==> flow/design.v <==
module regfile(clock,raddr1,rout1,raddr2,rout2,wen,waddr,win);
    input clock;    
    input wen; 
    input [15:0] win;
    input [2:0] raddr1,raddr2;
    input [2:0] waddr;
    output [15:0] rout1,rout2;
    reg [15:0] ram[7:0];
    assign rout1 = ram[raddr1];
    assign rout2 = ram[raddr2];
    always @(posedge clock) 
    begin
        ram[0]<=16'b0;
        if (wen) 
        begin
            if(waddr!=0) ram[waddr]<= win;
        end
    end
endmodule
module fetch_module(clock,reset,brbus,inst,imem_addr,imem_data);
    input clock;
    input reset;
    input [17:0]brbus;
    output [11:0]imem_addr;  
    input [15:0]imem_data;   
    output [15:0]inst;  
    reg [15:0]inst;
    reg [15:0] pc;
    wire brbus_valid;  
    wire brbus_taken;  
    wire [15:0]brbus_offset;
    assign brbus_valid=brbus[17];
    assign brbus_taken=brbus[16];
    assign brbus_offset=brbus[15:0];
    wire [15:0]rom_out;
    assign imem_addr=pc[12:1];
    assign rom_out=imem_data;
    reg rom_en;
    always @(posedge clock) begin
        if(reset==1) begin
            rom_en<=0;
        end
        else begin
            rom_en<=1;
        end
    end
    always @(posedge clock) begin
        if(reset==1) begin
            pc<=0;
        end
        else if(brbus_taken==1) begin
            pc<=pc+brbus_offset;
        end
        else if(brbus_valid==1) begin
            pc<=pc+2;
        end
    end
    always @(posedge clock) begin
        if(reset==1) begin
            inst<=0;
        end
        else begin
            inst<=(rom_en==1)? rom_out:16'h0000;
        end
    end
endmodule  
module decode_module(clock,reset,inst,ex_dest,mem_dest,wb_dest,wbbus,brbus,idbus);
    input clock;
    input reset;
    input [15:0]inst;
    input [2:0] ex_dest,mem_dest,wb_dest;
    input [19:0]wbbus;
    output [55:0]idbus;
    reg [55:0] idbus;
    output [17:0]brbus;
    wire wbbus_valid;
    wire [2:0]wbbus_dest;
    wire [15:0]wbbus_value;
    reg idbus_valid;
    wire [3:0]idbus_op;
    wire [2:0]idbus_dest;
    wire [15:0]idbus_value1;
    wire [15:0]idbus_value2;
    wire [15:0]idbus_stvalue;
    reg brbus_valid;
    reg brbus_taken;
    reg [15:0]brbus_offset;
    assign wbbus_valid=wbbus[19];
    assign wbbus_dest=wbbus[18:16];
    assign wbbus_value=wbbus[15:0];
    reg [15:0] inst_save;
    reg inst_save_valid;
    always @(posedge clock) begin
        if(reset==1) begin
            inst_save<=0;
            inst_save_valid<=1'b0;
        end
        else begin
            if(brbus_valid==1) begin
                inst_save<=0;
                inst_save_valid<=1'b0;
            end
            else if(inst_save_valid==1'b0) begin
                inst_save<=inst;
                inst_save_valid<=1'b1;
            end
        end
    end
    reg [15:0] cur_inst;
    always @(*) begin
        if(inst_save_valid==0) begin
            cur_inst<=inst;
        end
        else begin
            cur_inst<=inst_save;
        end
    end
    reg [2:0]reg_rd_addr2;
    always @(*) begin
        if(cur_inst[15:12]==4'b1011) begin  
            reg_rd_addr2<=cur_inst[11:9];
        end
        else begin
            reg_rd_addr2<=cur_inst[5:3];
        end
    end
    regfile registers(.clock(clock),.raddr1(cur_inst[8:6]),.rout1(idbus_value1),.raddr2(reg_rd_addr2),
                .rout2(idbus_value2),.wen(wbbus_valid),.waddr(wbbus_dest),.win(wbbus_value));
    assign idbus_stvalue={{11{cur_inst[5]}},cur_inst[4:0]};
    assign idbus_op=cur_inst[15:12];
    assign idbus_dest=cur_inst[11:9];
    reg reset_over;
    always @(posedge clock) begin
        if(reset==1) begin
            reset_over<=0;
        end
        else begin
            reset_over<=1;
        end
    end
    always @(*) begin
        if(reset_over==1) begin
            brbus_valid<=1'b1;
        end
        else begin
            brbus_valid<=1'b0;
        end
        if((cur_inst[8:6]!=0)&&((cur_inst[8:6]==ex_dest)||(cur_inst[8:6]==mem_dest)||(cur_inst[8:6]==wb_dest))) begin
            brbus_valid<=1'b0;
        end
        if(cur_inst[15:14]!=4'b11) begin
            if((cur_inst[11:9]!=0)&&((cur_inst[11:9]==ex_dest)||(cur_inst[11:9]==mem_dest)||(cur_inst[11:9]==wb_dest))) begin
                brbus_valid<=1'b0;
            end
            if((cur_inst[15]==1'b0)||(cur_inst[15:12]==4'b1000)) begin
                if((cur_inst[5:3]!=0)&&((cur_inst[5:3]==ex_dest)||(cur_inst[5:3]==mem_dest)||(cur_inst[5:3]==wb_dest))) begin
                    brbus_valid<=1'b0;
                end
            end
        end
    end
    always @(*) begin
        brbus_taken<=1'b0;
        brbus_offset<=16'h0000;
        if(cur_inst[15:14]==2'b11) begin  
            if((cur_inst[8:6]==0)||((cur_inst[8:6]!=ex_dest)&&(cur_inst[8:6]!=mem_dest)&&(cur_inst[8:6]!=wb_dest))) begin
                case(cur_inst[10:9])
                    2'b00: begin  
                        if(idbus_value1==0) begin
                            brbus_taken<=1'b1;
                            brbus_offset<={{11{cur_inst[5]}},cur_inst[4:0]};
                        end
                    end
                    2'b01: begin  
                        if((idbus_value1[15]==0)&&(idbus_value1[14:0]!=0)) begin
                            brbus_taken<=1'b1;
                            brbus_offset<={{11{cur_inst[5]}},cur_inst[4:0]};
                        end
                    end
                    2'b10: begin  
                        if((idbus_value1[15]==1)||(idbus_value1==0)) begin
                            brbus_taken<=1'b1;
                            brbus_offset<={{11{cur_inst[5]}},cur_inst[4:0]};
                        end
                    end
                endcase
            end
        end
    end
    always @(posedge clock) begin
        if(reset==1) begin
            idbus_valid<=0;
        end
        else begin
            idbus_valid<=brbus_valid;
        end
    end
    assign brbus[17]=brbus_valid;
    assign brbus[16]=brbus_taken;
    assign brbus[15:0]=brbus_offset;
    always @(posedge clock) begin
        if(reset==1) begin
            idbus<=0;
        end
        else begin
            idbus[55]<=brbus_valid;
            idbus[54:51]<=idbus_op;
            idbus[50:48]<=idbus_dest;
            idbus[47:32]<=idbus_value1;
            idbus[31:16]<=idbus_value2;
            idbus[15:0]<=idbus_stvalue;
        end
    end
endmodule
module alu_module(clock,reset,idbus,exbus,ex_dest);
    input clock;
    input reset;
    input [55:0]idbus;
    output [39:0]exbus;
    reg [39:0]exbus;
    output [2:0]ex_dest;
    reg [2:0]ex_dest;
    wire idbus_valid;
    wire [3:0]idbus_op;
    wire [2:0]idbus_dest;
    wire [15:0]idbus_value1;
    wire [15:0]idbus_value2;
    wire [15:0]idbus_stvalue;
    reg exbus_valid;
    reg [3:0]exbus_op;
    reg [2:0]exbus_dest;
    reg [15:0]exbus_exresult;
    reg [15:0]exbus_stvalue;
    assign idbus_valid=idbus[55];
    assign idbus_op=idbus[54:51];
    assign idbus_dest=idbus[50:48];
    assign idbus_value1=idbus[47:32];
    assign idbus_value2=idbus[31:16];
    assign idbus_stvalue=idbus[15:0];
    always @(*) begin
        if(idbus_valid==1) begin
            ex_dest<=idbus_dest;
        end
        else begin
            ex_dest<=0;
        end
    end
    always @(*) begin
        exbus_valid<=0;
        exbus_op<=0;
        exbus_dest<=0;
        exbus_exresult<=16'h0000;
        exbus_stvalue<=16'h0000;
        if(idbus_valid==1'b1) begin
            exbus_valid<=1;
            exbus_op<=idbus_op;
            exbus_dest<=idbus_dest;
            case(idbus_op)
                4'b0001: begin  
                    exbus_exresult<=idbus_value1+idbus_value2;
                end
                4'b0010: begin  
                    exbus_exresult<=idbus_value1-idbus_value2;
                end
                4'b0011: begin  
                    exbus_exresult<=idbus_value1&idbus_value2;
                end
                4'b0100: begin  
                    exbus_exresult<=idbus_value1|idbus_value2;
                end
                4'b0101: begin  
                    exbus_exresult<=~idbus_value1;
                end
                4'b0110: begin  
                    exbus_exresult<=idbus_value1<<idbus_value2[3:0];
                end
                4'b0111: begin  
                    exbus_exresult<=(~(16'hffff>>idbus_value2[3:0]))|(idbus_value1>>idbus_value2[3:0]);
                end
                4'b1000: begin  
                    exbus_exresult<=idbus_value1>>idbus_value2[3:0];
                end
                4'b1001: begin  
                    exbus_exresult<=idbus_value1+idbus_stvalue;
                end
                4'b1010: begin  
                    exbus_exresult<=idbus_value1+idbus_stvalue;
                end
                4'b1011: begin  
                    exbus_exresult<=idbus_value1+idbus_stvalue;
                    exbus_stvalue<=idbus_value2;
                end
            endcase
        end
    end
    always @(posedge clock) begin
        if(reset==1) begin
            exbus<=0;
        end
        else begin
            exbus[39]<=exbus_valid;
            exbus[38:35]<=exbus_op;
            exbus[34:32]<=exbus_dest;
            exbus[31:16]<=exbus_exresult;
            exbus[15:0]<=exbus_stvalue;
        end
    end
endmodule 
module mem_module(clock,reset,exbus,membus,mem_dest,dmem_addr,dmem_we,dmem_wdata,dmem_rdata);
    input clock;
    input reset;
    output [11:0]dmem_addr;   
    output dmem_we;           
    output [15:0]dmem_wdata;  
    input [15:0]dmem_rdata;   
    input [39:0]exbus;
    output [39:0]membus;
    reg [39:0] membus;
    output [2:0]mem_dest;
    reg [2:0]mem_dest;
    wire exbus_valid;
    wire [3:0]exbus_op;
    wire [2:0]exbus_dest;
    wire [15:0]exbus_exresult;
    wire [15:0]exbus_stvalue;
    wire membus_valid;
    wire [3:0]membus_op;
    wire [2:0]membus_dest;
    wire [15:0]membus_exresult;
    wire [15:0]membus_memresult;
    assign exbus_valid=exbus[39];
    assign exbus_op=exbus[38:35];
    assign exbus_dest=exbus[34:32];
    assign exbus_exresult=exbus[31:16];
    assign exbus_stvalue=exbus[15:0];
    always @(*) begin
        if(exbus_valid==1) begin
            mem_dest<=exbus_dest;
        end
        else begin
            mem_dest<=0;
        end
end
    reg rd_wr;  
    always @(*) begin
        rd_wr<=0;
        if(exbus_op==4'b1011) begin  
            rd_wr<=1;
        end
    end
    assign membus_valid=exbus_valid;
    assign membus_op=exbus_op;
    assign membus_dest=exbus_dest;
    assign membus_exresult=exbus_exresult;
    assign dmem_addr=exbus_exresult[11:0];
    assign dmem_we=rd_wr;
    assign dmem_wdata=exbus_stvalue;
    assign membus_memresult=dmem_rdata;
    always @(posedge clock) begin
        if(reset==1) begin
            membus<=0;
        end
        else begin
            membus[39]<=membus_valid;
            membus[38:35]<=membus_op;
            membus[34:32]<=membus_dest;
            membus[31:16]<=membus_exresult;
            membus[15:0]<=membus_memresult;
        end
    end
endmodule 
module wb_module(clock,reset,membus,wbbus,wb_dest);
    input clock;
    input reset;
    input [39:0]membus;
    output [19:0]wbbus;
    reg [19:0]wbbus;
    output [2:0]wb_dest;
    reg [2:0]wb_dest;
    wire membus_valid;
    wire [3:0]membus_op;
    wire [2:0]membus_dest;
    wire [15:0]membus_exresult;
    wire [15:0]membus_memresult;
    reg wbbus_valid;
    reg [2:0]wbbus_dest;
    reg [15:0]wbbus_value;
    assign membus_valid=membus[39];
    assign membus_op=membus[38:35];
    assign membus_dest=membus[34:32];
    assign membus_exresult=membus[31:16];
    assign membus_memresult=membus[15:0];
    always @(*) begin
        if(membus_valid==1) begin
            wb_dest<=membus_dest;
        end
        else begin
            wb_dest<=0;
        end
    end
    always @(*) begin
        wbbus_valid<=0;
        wbbus_dest<=0;
        wbbus_value<=0;
        if(membus_valid==1) begin
            if((membus_op[3]==1'b0)||((membus_op[3:2]==2'b10)&&(membus_op[1:0]!=2'b11))) begin
                wbbus_valid<=1;
                wbbus_dest<=membus_dest;
                wbbus_value<=(membus_op[3:1]==3'b101)? membus_memresult:membus_exresult;
            end
        end
    end
    always @(*) begin
        wbbus[19]<=wbbus_valid;
        wbbus[18:16]<=wbbus_dest;
        wbbus[15:0]<=wbbus_value;
    end
endmodule
module cpu(clock,reset,imem_addr,imem_data,dmem_addr,dmem_we,dmem_wdata,dmem_rdata);
    input clock;
    input reset;
    output [11:0]imem_addr;
    input [15:0]imem_data;
    output [11:0]dmem_addr;
    output dmem_we;
    output [15:0]dmem_wdata;
    input [15:0]dmem_rdata;
    wire [17:0]brbus;
    wire [15:0]inst;
    wire [2:0] ex_dest,mem_dest,wb_dest;
    wire [19:0]wbbus;
    wire [55:0]idbus;
    wire [39:0]exbus;
    wire [39:0]membus;
    fetch_module fetch(.clock(clock),.reset(reset),.brbus(brbus),.inst(inst),.imem_addr(imem_addr),.imem_data(imem_data));
    decode_module decode(.clock(clock),.reset(reset),.inst(inst),.ex_dest(ex_dest),.mem_dest(mem_dest),
                        .wb_dest(wb_dest),.wbbus(wbbus),.brbus(brbus),.idbus(idbus));
    alu_module alu(.clock(clock),.reset(reset),.idbus(idbus),.exbus(exbus),.ex_dest(ex_dest));
    mem_module mem(.clock(clock),.reset(reset),.exbus(exbus),.membus(membus),.mem_dest(mem_dest),
                   .dmem_addr(dmem_addr),.dmem_we(dmem_we),.dmem_wdata(dmem_wdata),.dmem_rdata(dmem_rdata));
    wb_module wb(.clock(clock),.reset(reset),.membus(membus),.wbbus(wbbus),.wb_dest(wb_dest));
endmodule
Ticket comment

Reports on cpu
Each step is given for the RTL above and for the edited RTL.
"before" refers to lines of the RTL above, "after" to lines of the edited file.
"change": "after" minus "before" as printed here.
Library cell names are shortened.
Not given: n/a
- design top: cpu
- clock port: clock
- cell library: sky130hd
- timing corner: tt_025C_1v80

Edit of the RTL
The edit as a unified diff against the file above.
The edited RTL no longer does the same as the RTL above: the edit was made by script, with no optimisation intended.
begin of diff
@@ -417,5 +417,5 @@
     end
 endmodule
-module cpu(clock,reset,imem_addr,imem_data,dmem_addr,dmem_we,dmem_wdata,dmem_rdata);
+module cpu(clock,reset,imem_addr,imem_data,dmem_addr,dmem_we,dmem_wdata,dmem_rdata_i);
     input clock;
     input reset;
@@ -425,5 +425,7 @@
     output dmem_we;
     output [15:0]dmem_wdata;
-    input [15:0]dmem_rdata;
+    input [15:0]dmem_rdata_i;
+    reg [15:0] dmem_rdata;
+    always @(posedge clock) dmem_rdata <= dmem_rdata_i;
     wire [17:0]brbus;
     wire [15:0]inst;
end of diff

Elaborated design
Source: Yosys, flattened and elaborated, memories not mapped. Widths are those after wreduce. Registers that Yosys merges into a memory's read port (data or address) are not register bits. Print and check cells do not count. Equal cells are merged and count once.
Yosys's memory passes give these memory sizes; they may raise the number of words (mostly to a power of two), join words into wider ones and drop unused or constant bits.
- storage and ports (element ; before ; after ; change):
    register bits after elaboration ; 160 ; 176 ; +16
    bits in latches ; 0 ; 0 ; 0
    RAM bits ; 128 ; 128 ; 0
    memory bits (read-only) ; 0 ; 0 ; 0
    clocked read ports x word width ; 16 ; 16 ; 0
    memories kept ; 1 ; 1 ; 0
    output and inout bits ; 41 ; 41 ; 0
    cells after elaboration ; 146 ; 147 ; +1
- memories (element ; before ; after):
    words x width with read and write ports ; decode.registers.ram 8 x 16 bit 2R2W ; decode.registers.ram 8 x 16 bit 2R2W
- operators by class (element ; before ; after ; change):
    add/subtract/negate cells ; 5 ; 5 ; 0
    multiply operators ; 0 ; 0 ; 0
    div/mod/pow operators ; 0 ; 0 ; 0
    order comparisons ; 0 ; 0 ; 0
    equal/unequal tests ; 33 ; 33 ; 0
    shift operators ; 3 ; 3 ; 0
    mux-type cells ; 42 ; 42 ; 0
    bitwise gates (word level) ; 11 ; 11 ; 0
    reductions and logical operators ; 31 ; 31 ; 0
Operator kinds equal on both sides are left out: 36.

Depth
Depth = most cells in a row (Yosys ltp): at word level without a register or memory, in the mapped netlist without a sequential cell, where the memories' decode and read muxes count.
- depth (element ; before ; after ; change):
    depth after elaboration ; 12 ; 12 ; 0
    ABC_AREA ; 0 ; 0 ; n/a
    depth in mapped cells ; 25 ; 25 ; 0
    mapped depth without buffers ; 20 ; 20 ; 0

Synthesis result
Yosys stat after the flow's synthesis: flattened, memories mapped to cells. It holds for the ABC_AREA given above (unset counts as 0); a run with the other value may have another netlist.
- mapped netlist (element ; before ; after ; change):
    cell count ; 1587 ; 1579 ; -8
    chip area (Yosys) (sq um) ; 15745.1 ; 15979.1 ; +234.0
    mapped flip-flops ; 301 ; 317 ; +16
    buffers ; 136 ; 138 ; +2
- cells by type (type ; before ; after ; change):
    dfxtp_1 ; 189 ; 205 ; +16
    nor2_1 ; 196 ; 186 ; -10
    a21oi_1 ; 107 ; 98 ; -9
    clkbuf_1 ; 64 ; 73 ; +9
    a211oi_1 ; 18 ; 10 ; -8
    nand2_1 ; 106 ; 99 ; -7
    nor3_1 ; 30 ; 37 ; +7
    nand3_1 ; 26 ; 19 ; -7
    a31oi_1 ; 5 ; 12 ; +7
    o21ai_0 ; 95 ; 89 ; -6
    nor2b_1 ; 52 ; 58 ; +6
    xor2_1 ; 17 ; 23 ; +6
    mux4_2 ; 43 ; 48 ; +5
    o211ai_1 ; 24 ; 19 ; -5
    nand4_1 ; 7 ; 12 ; +5
    nor4_1 ; 3 ; 8 ; +5
    xnor2_1 ; 35 ; 31 ; -4
    o22ai_1 ; 21 ; 17 ; -4
Cell types equal on both sides are left out: 15.
Not every row of either side is listed.
By module: a second synthesis without flattening, with its own total; a netlist apart from the flattened one above.
- unflattened totals (element ; before ; after ; change):
    cell total of the unflattened synthesis ; 1488 ; 1504 ; +16
    area (unflattened synthesis) (sq um) ; 16712.3 ; 17032.6 ; +320.3
Each row is one instance without its submodules.
- by module, before (module ; times used ; cells ; area (sq um) ; seq. area (sq um)):
    regfile ; 1 ; 255 ; 5883.1 ; 3683.5
    alu_module ; 1 ; 600 ; 4508.1 ; 800.8
    decode_module ; 1 ; 263 ; 2786.4 ; 1281.2
    fetch_module ; 1 ; 188 ; 1747.9 ; 600.6
    mem_module ; 1 ; 116 ; 1395.1 ; 800.8
    wb_module ; 1 ; 66 ; 391.6 ; 0.0
    cpu ; 1 ; 0 ; 0.0 ; 0.0
- by module, after (module ; times used ; cells ; area (sq um) ; seq. area (sq um)):
    regfile ; 1 ; 255 ; 5883.1 ; 3683.5
    alu_module ; 1 ; 600 ; 4508.1 ; 800.8
    decode_module ; 1 ; 263 ; 2786.4 ; 1281.2
    fetch_module ; 1 ; 188 ; 1747.9 ; 600.6
    mem_module ; 1 ; 116 ; 1395.1 ; 800.8
    wb_module ; 1 ; 66 ; 391.6 ; 0.0
    cpu ; 1 ; 16 ; 320.3 ; 320.3

Worst setup path after synthesis
OpenSTA on the mapped netlist: ideal clock, no wires. The path of least setup slack (recovery checks aside). Input and output delay are each 20% of the period. Register names are those of the netlist, which keeps one name where synthesis merged equal registers.
- timing path post-synthesis (element ; before ; after ; change):
    kind ; reg2reg ; reg2reg ; n/a
    from ; reg decode.inst_save_valid ; reg decode.inst_save_valid ; n/a
    to ; reg fetch.pc[12] ; reg fetch.pc[12] ; n/a
    clock period (ns) ; 8.0 ; 8.0 ; 0.0
    library setup time (ns) ; 0.073 ; 0.120 ; +0.047
    arrival (ns) ; 5.085 ; 5.158 ; +0.073
    data required time (ns) ; 7.927 ; 7.880 ; -0.047
    slack (ns) ; 2.842 ; 2.722 ; -0.120
    path delay (ns) ; 5.158 ; 5.278 ; +0.120
    stages on the path ; 26 ; 24 ; -2
    path buffers ; 5 ; 4 ; -1
    synthesis period reached (ns) ; 5.158 ; 5.278 ; +0.120
"path delay" = arrival - input delay + setup time.
"stages on the path": output pins that drive a net of the path, with the launching flip-flop's if there is one; two outputs of one cell count as two.
"synthesis period reached" = period - worst setup slack (recovery checks aside). The figure is calculated, with input and output delays left at 20% of the set period.
Between the ends stands the longest chain of elaborated cells between them, by number of cells; it is not shown to be the way that was timed. Of several equally long chains one is given.
A line is the first line of the expression or statement that the cell stems from. Yosys adds cells for indexed reads and writes and turns some case tables into memories.
At most two assigning lines are given for a register; there are more.
Between the ends, post-synthesis, before:
- cells stage by stage: dfxtp_1 -> buf_6 -> mux2_4 -> buf_4 -> buf_2 -> mux2i_1 -> o22ai_1 -> a21oi_1 -> nand4_1 -> nor4_2 -> mux2i_1 -> and2_1 -> buf_2 -> buf_6 -> nor2_1 -> ha_1 -> fa_1 -> a21oi_1 -> o21ai_0 -> and2_1 -> o41ai_1 -> o21ai_0 -> o41ai_1 -> xor2_1 -> a211o_1 -> o211ai_2
- length of the longest elaborated chain at 12
- RTL lines, path post-synthesis, before (element ; line ; text):
    start, declared ; 92 ; reg inst_save_valid;
    start, assigned ; 96 ; inst_save_valid<=1'b0;
    start, assigned ; 101 ; inst_save_valid<=1'b0;
    two-way mux 16 bit ; 111 ; if(inst_save_valid==0) begin
    equality test 3 bit ; 148 ; if((cur_inst[8:6]!=0)&&((cur_inst[8:6]==ex_dest)||(cur_inst[8:6]==mem_dest)||(cur_inst[8:6]==wb_dest))) begin
    logical OR 1 bit x2 ; 148 ;
    logical AND 1 bit ; 148 ;
    two-way mux 1 bit ; 148 ;
    two-way mux 1 bit ; 152 ; if((cur_inst[11:9]!=0)&&((cur_inst[11:9]==ex_dest)||(cur_inst[11:9]==mem_dest)||(cur_inst[11:9]==wb_dest))) be ...
    two-way mux 1 bit ; 156 ; if((cur_inst[5:3]!=0)&&((cur_inst[5:3]==ex_dest)||(cur_inst[5:3]==mem_dest)||(cur_inst[5:3]==wb_dest))) begin
    two-way mux 1 bit ; 155 ; if((cur_inst[15]==1'b0)||(cur_inst[15:12]==4'b1000)) begin
    two-way mux 1 bit ; 151 ; if(cur_inst[15:14]!=4'b11) begin
    two-way mux 16 bit ; 54 ; else if(brbus_valid==1) begin
    two-way mux 16 bit ; 51 ; else if(brbus_taken==1) begin
    end, assigned ; 52 ; pc<=pc+brbus_offset;
    end, assigned ; 55 ; pc<=pc+2;
    end, declared ; 28 ; reg [15:0] pc;
Between the ends, post-synthesis, after:
- cells stage by stage: dfxtp_1 -> buf_4 -> mux2_2 -> buf_4 -> mux4_2 -> mux2i_1 -> nand2_1 -> or4_1 -> o21ba_1 -> or3_1 -> buf_6 -> buf_6 -> nor2b_1 -> ha_1 -> fa_1 -> a21o_1 -> a21oi_1 -> o21ai_0 -> nand2_1 -> o21ai_0 -> o41ai_1 -> xnor2_1 -> and4_1 -> a211o_1
- length of the longest elaborated chain at 12
- RTL lines, path post-synthesis, after (element ; line ; text):
    start, declared ; 92 ; reg inst_save_valid;
    start, assigned ; 96 ; inst_save_valid<=1'b0;
    start, assigned ; 101 ; inst_save_valid<=1'b0;
    two-way mux 16 bit ; 111 ; if(inst_save_valid==0) begin
    equality test 3 bit ; 148 ; if((cur_inst[8:6]!=0)&&((cur_inst[8:6]==ex_dest)||(cur_inst[8:6]==mem_dest)||(cur_inst[8:6]==wb_dest))) begin
    logical OR 1 bit x2 ; 148 ;
    logical AND 1 bit ; 148 ;
    two-way mux 1 bit ; 148 ;
    two-way mux 1 bit ; 152 ; if((cur_inst[11:9]!=0)&&((cur_inst[11:9]==ex_dest)||(cur_inst[11:9]==mem_dest)||(cur_inst[11:9]==wb_dest))) be ...
    two-way mux 1 bit ; 156 ; if((cur_inst[5:3]!=0)&&((cur_inst[5:3]==ex_dest)||(cur_inst[5:3]==mem_dest)||(cur_inst[5:3]==wb_dest))) begin
    two-way mux 1 bit ; 155 ; if((cur_inst[15]==1'b0)||(cur_inst[15:12]==4'b1000)) begin
    two-way mux 1 bit ; 151 ; if(cur_inst[15:14]!=4'b11) begin
    two-way mux 16 bit ; 54 ; else if(brbus_valid==1) begin
    two-way mux 16 bit ; 51 ; else if(brbus_taken==1) begin
    end, assigned ; 52 ; pc<=pc+brbus_offset;
    end, assigned ; 55 ; pc<=pc+2;
    end, declared ; 28 ; reg [15:0] pc;

Path in the finished layout
Path of least setup slack in the final report of the runs of set A (OpenROAD, finished layout, wires in). Where an end is a register, its clock arrival counts in the times.
- timing path post-layout (element ; before ; after ; change):
    kind ; reg2reg ; reg2reg ; n/a
    from ; reg decode.inst_save[6] ; reg decode.inst_save[6] ; n/a
    to ; reg fetch.pc[12] ; reg fetch.pc[12] ; n/a
    clock period (ns) ; 8.0 ; 8.0 ; 0.0
    library setup time (ns) ; 0.14 ; 0.11 ; -0.03
    arrival (ns) ; 7.40 ; 6.95 ; -0.45
    data required time (ns) ; 8.38 ; 8.41 ; +0.03
    slack (ns) ; 0.97 ; 1.46 ; +0.49
    stages on the path ; 21 ; 21 ; 0
    path buffers ; 1 ; 1 ; 0
Between the ends stands the longest chain of elaborated cells between them, by number of cells; it is not shown to be the way that was timed. Of several equally long chains one is given.
At most two assigning lines are given for a register; there are more.
Between the ends, post-layout, before:
- cells stage by stage: dfxtp_1 -> mux2_4 -> mux4_2 -> mux2i_1 -> nand4_1 -> nor4_2 -> mux2i_1 -> buf_4 -> and2_1 -> nor2_1 -> ha_1 -> fa_1 -> a21oi_1 -> o21ai_0 -> and2_1 -> o41ai_1 -> o21ai_0 -> o41ai_1 -> xor2_1 -> a211o_1 -> o211ai_2
- length of the longest elaborated chain at 12
- RTL lines, path post-layout, before (element ; line ; text):
    start, declared ; 91 ; reg [15:0] inst_save;
    start, assigned ; 95 ; inst_save<=0;
    start, assigned ; 104 ; inst_save<=inst;
    two-way mux 16 bit ; 111 ; if(inst_save_valid==0) begin
    equality test 3 bit ; 148 ; if((cur_inst[8:6]!=0)&&((cur_inst[8:6]==ex_dest)||(cur_inst[8:6]==mem_dest)||(cur_inst[8:6]==wb_dest))) begin
    logical OR 1 bit x2 ; 148 ;
    logical AND 1 bit ; 148 ;
    two-way mux 1 bit ; 148 ;
    two-way mux 1 bit ; 152 ; if((cur_inst[11:9]!=0)&&((cur_inst[11:9]==ex_dest)||(cur_inst[11:9]==mem_dest)||(cur_inst[11:9]==wb_dest))) be ...
    two-way mux 1 bit ; 156 ; if((cur_inst[5:3]!=0)&&((cur_inst[5:3]==ex_dest)||(cur_inst[5:3]==mem_dest)||(cur_inst[5:3]==wb_dest))) begin
    two-way mux 1 bit ; 155 ; if((cur_inst[15]==1'b0)||(cur_inst[15:12]==4'b1000)) begin
    two-way mux 1 bit ; 151 ; if(cur_inst[15:14]!=4'b11) begin
    two-way mux 16 bit ; 54 ; else if(brbus_valid==1) begin
    two-way mux 16 bit ; 51 ; else if(brbus_taken==1) begin
    end, assigned ; 52 ; pc<=pc+brbus_offset;
    end, assigned ; 55 ; pc<=pc+2;
    end, declared ; 28 ; reg [15:0] pc;
Between the ends, post-layout, after:
- cells stage by stage: dfxtp_1 -> mux2_4 -> mux4_2 -> mux2i_1 -> nand2_1 -> or4_1 -> o21ba_1 -> or3_1 -> buf_4 -> nor2b_1 -> ha_1 -> fa_1 -> a21o_1 -> a21oi_1 -> o21ai_0 -> nand2_1 -> o21ai_0 -> o41ai_1 -> xnor2_1 -> and4_1 -> a211o_1
- length of the longest elaborated chain at 12
- RTL lines, path post-layout, after (element ; line ; text):
    start, declared ; 91 ; reg [15:0] inst_save;
    start, assigned ; 95 ; inst_save<=0;
    start, assigned ; 104 ; inst_save<=inst;
    two-way mux 16 bit ; 111 ; if(inst_save_valid==0) begin
    equality test 3 bit ; 148 ; if((cur_inst[8:6]!=0)&&((cur_inst[8:6]==ex_dest)||(cur_inst[8:6]==mem_dest)||(cur_inst[8:6]==wb_dest))) begin
    logical OR 1 bit x2 ; 148 ;
    logical AND 1 bit ; 148 ;
    two-way mux 1 bit ; 148 ;
    two-way mux 1 bit ; 152 ; if((cur_inst[11:9]!=0)&&((cur_inst[11:9]==ex_dest)||(cur_inst[11:9]==mem_dest)||(cur_inst[11:9]==wb_dest))) be ...
    two-way mux 1 bit ; 156 ; if((cur_inst[5:3]!=0)&&((cur_inst[5:3]==ex_dest)||(cur_inst[5:3]==mem_dest)||(cur_inst[5:3]==wb_dest))) begin
    two-way mux 1 bit ; 155 ; if((cur_inst[15]==1'b0)||(cur_inst[15:12]==4'b1000)) begin
    two-way mux 1 bit ; 151 ; if(cur_inst[15:14]!=4'b11) begin
    two-way mux 16 bit ; 54 ; else if(brbus_valid==1) begin
    two-way mux 16 bit ; 51 ; else if(brbus_taken==1) begin
    end, assigned ; 52 ; pc<=pc+brbus_offset;
    end, assigned ; 55 ; pc<=pc+2;
    end, declared ; 28 ; reg [15:0] pc;

Measured runs
Runs of the flow (Yosys, OpenROAD) on both versions; the two runs of a pair have the same settings. The constraints put input and output delay at 20% of the set period each and load the outputs with 0.01 pF.
Flow settings, set A:
- noted CORE_UTILIZATION: 40
- period_ns at 8.0
- CAP_MARGIN at 20
- CORE_MARGIN: 2
- SLEW_MARGIN: 20
- final reports, set A (element ; before ; after ; change):
    area of the synthesized netlist (sq um) ; 15745.1 ; 15979.1 ; +234.0
    area inside the die boundary (sq um) ; 40965.8 ; 41563.0 ; +597.2
    std-cell area (final layout) (sq um) ; 17928.4 ; 18169.9 ; +241.5
    post-route utilization ; 0.463 ; 0.459 ; -0.004
    setup slack of the critical path (ns) ; 0.973 ; 1.463 ; +0.490
    total negative slack on setup checks (ns) ; 0.000 ; 0.000 ; 0.000
    final worst hold slack (ns) ; 0.451 ; 0.437 ; -0.014
    power (uW) ; 3777 ; 3719 ; -58
    period achieved (ns) ; 7.027 ; 6.537 ; -0.490
Flow settings, set B:
- ABC_AREA at 1
- CAP_MARGIN at 10
- CELL_PAD_IN_SITES_DETAIL_PLACEMENT at 0
- noted CORE_UTILIZATION: 39
- noted CTS_CLUSTER_SIZE: 90
- noted GPL_ROUTABILITY_DRIVEN: 1
- noted GPL_TIMING_DRIVEN: 1
- noted HOLD_SLACK_MARGIN: 0.18
- PLACE_DENSITY_LB_ADDON: 0.29
- TNS_END_PERCENT: 55
- period_ns at 8.7
- CORE_MARGIN: 2
- SLEW_MARGIN: 20
- final reports, set B (element ; before ; after ; change):
    area of the synthesized netlist (sq um) ; 16402.0 ; 16731.0 ; +329.0
    area inside the die boundary (sq um) ; 43712.4 ; 44573.8 ; +861.4
    std-cell area (final layout) (sq um) ; 18529.0 ; 18875.6 ; +346.6
    post-route utilization ; 0.444 ; 0.448 ; +0.004
    setup slack of the critical path (ns) ; 2.870 ; 2.174 ; -0.696
    total negative slack on setup checks (ns) ; 0.000 ; 0.000 ; 0.000
    final worst hold slack (ns) ; 0.411 ; 0.403 ; -0.008
    power (uW) ; 3676 ; 3794 ; +118
    period achieved (ns) ; 5.830 ; 6.526 ; +0.696
"period achieved" is the run's clock period less its worst setup slack. It is reckoned from that one timing run; input and output delays stay at 20% of the period that was set.
By "power" is meant OpenSTA's value without simulated activity: inputs other than the clock are taken to toggle once in ten clock periods, and the tool carries that through the logic.
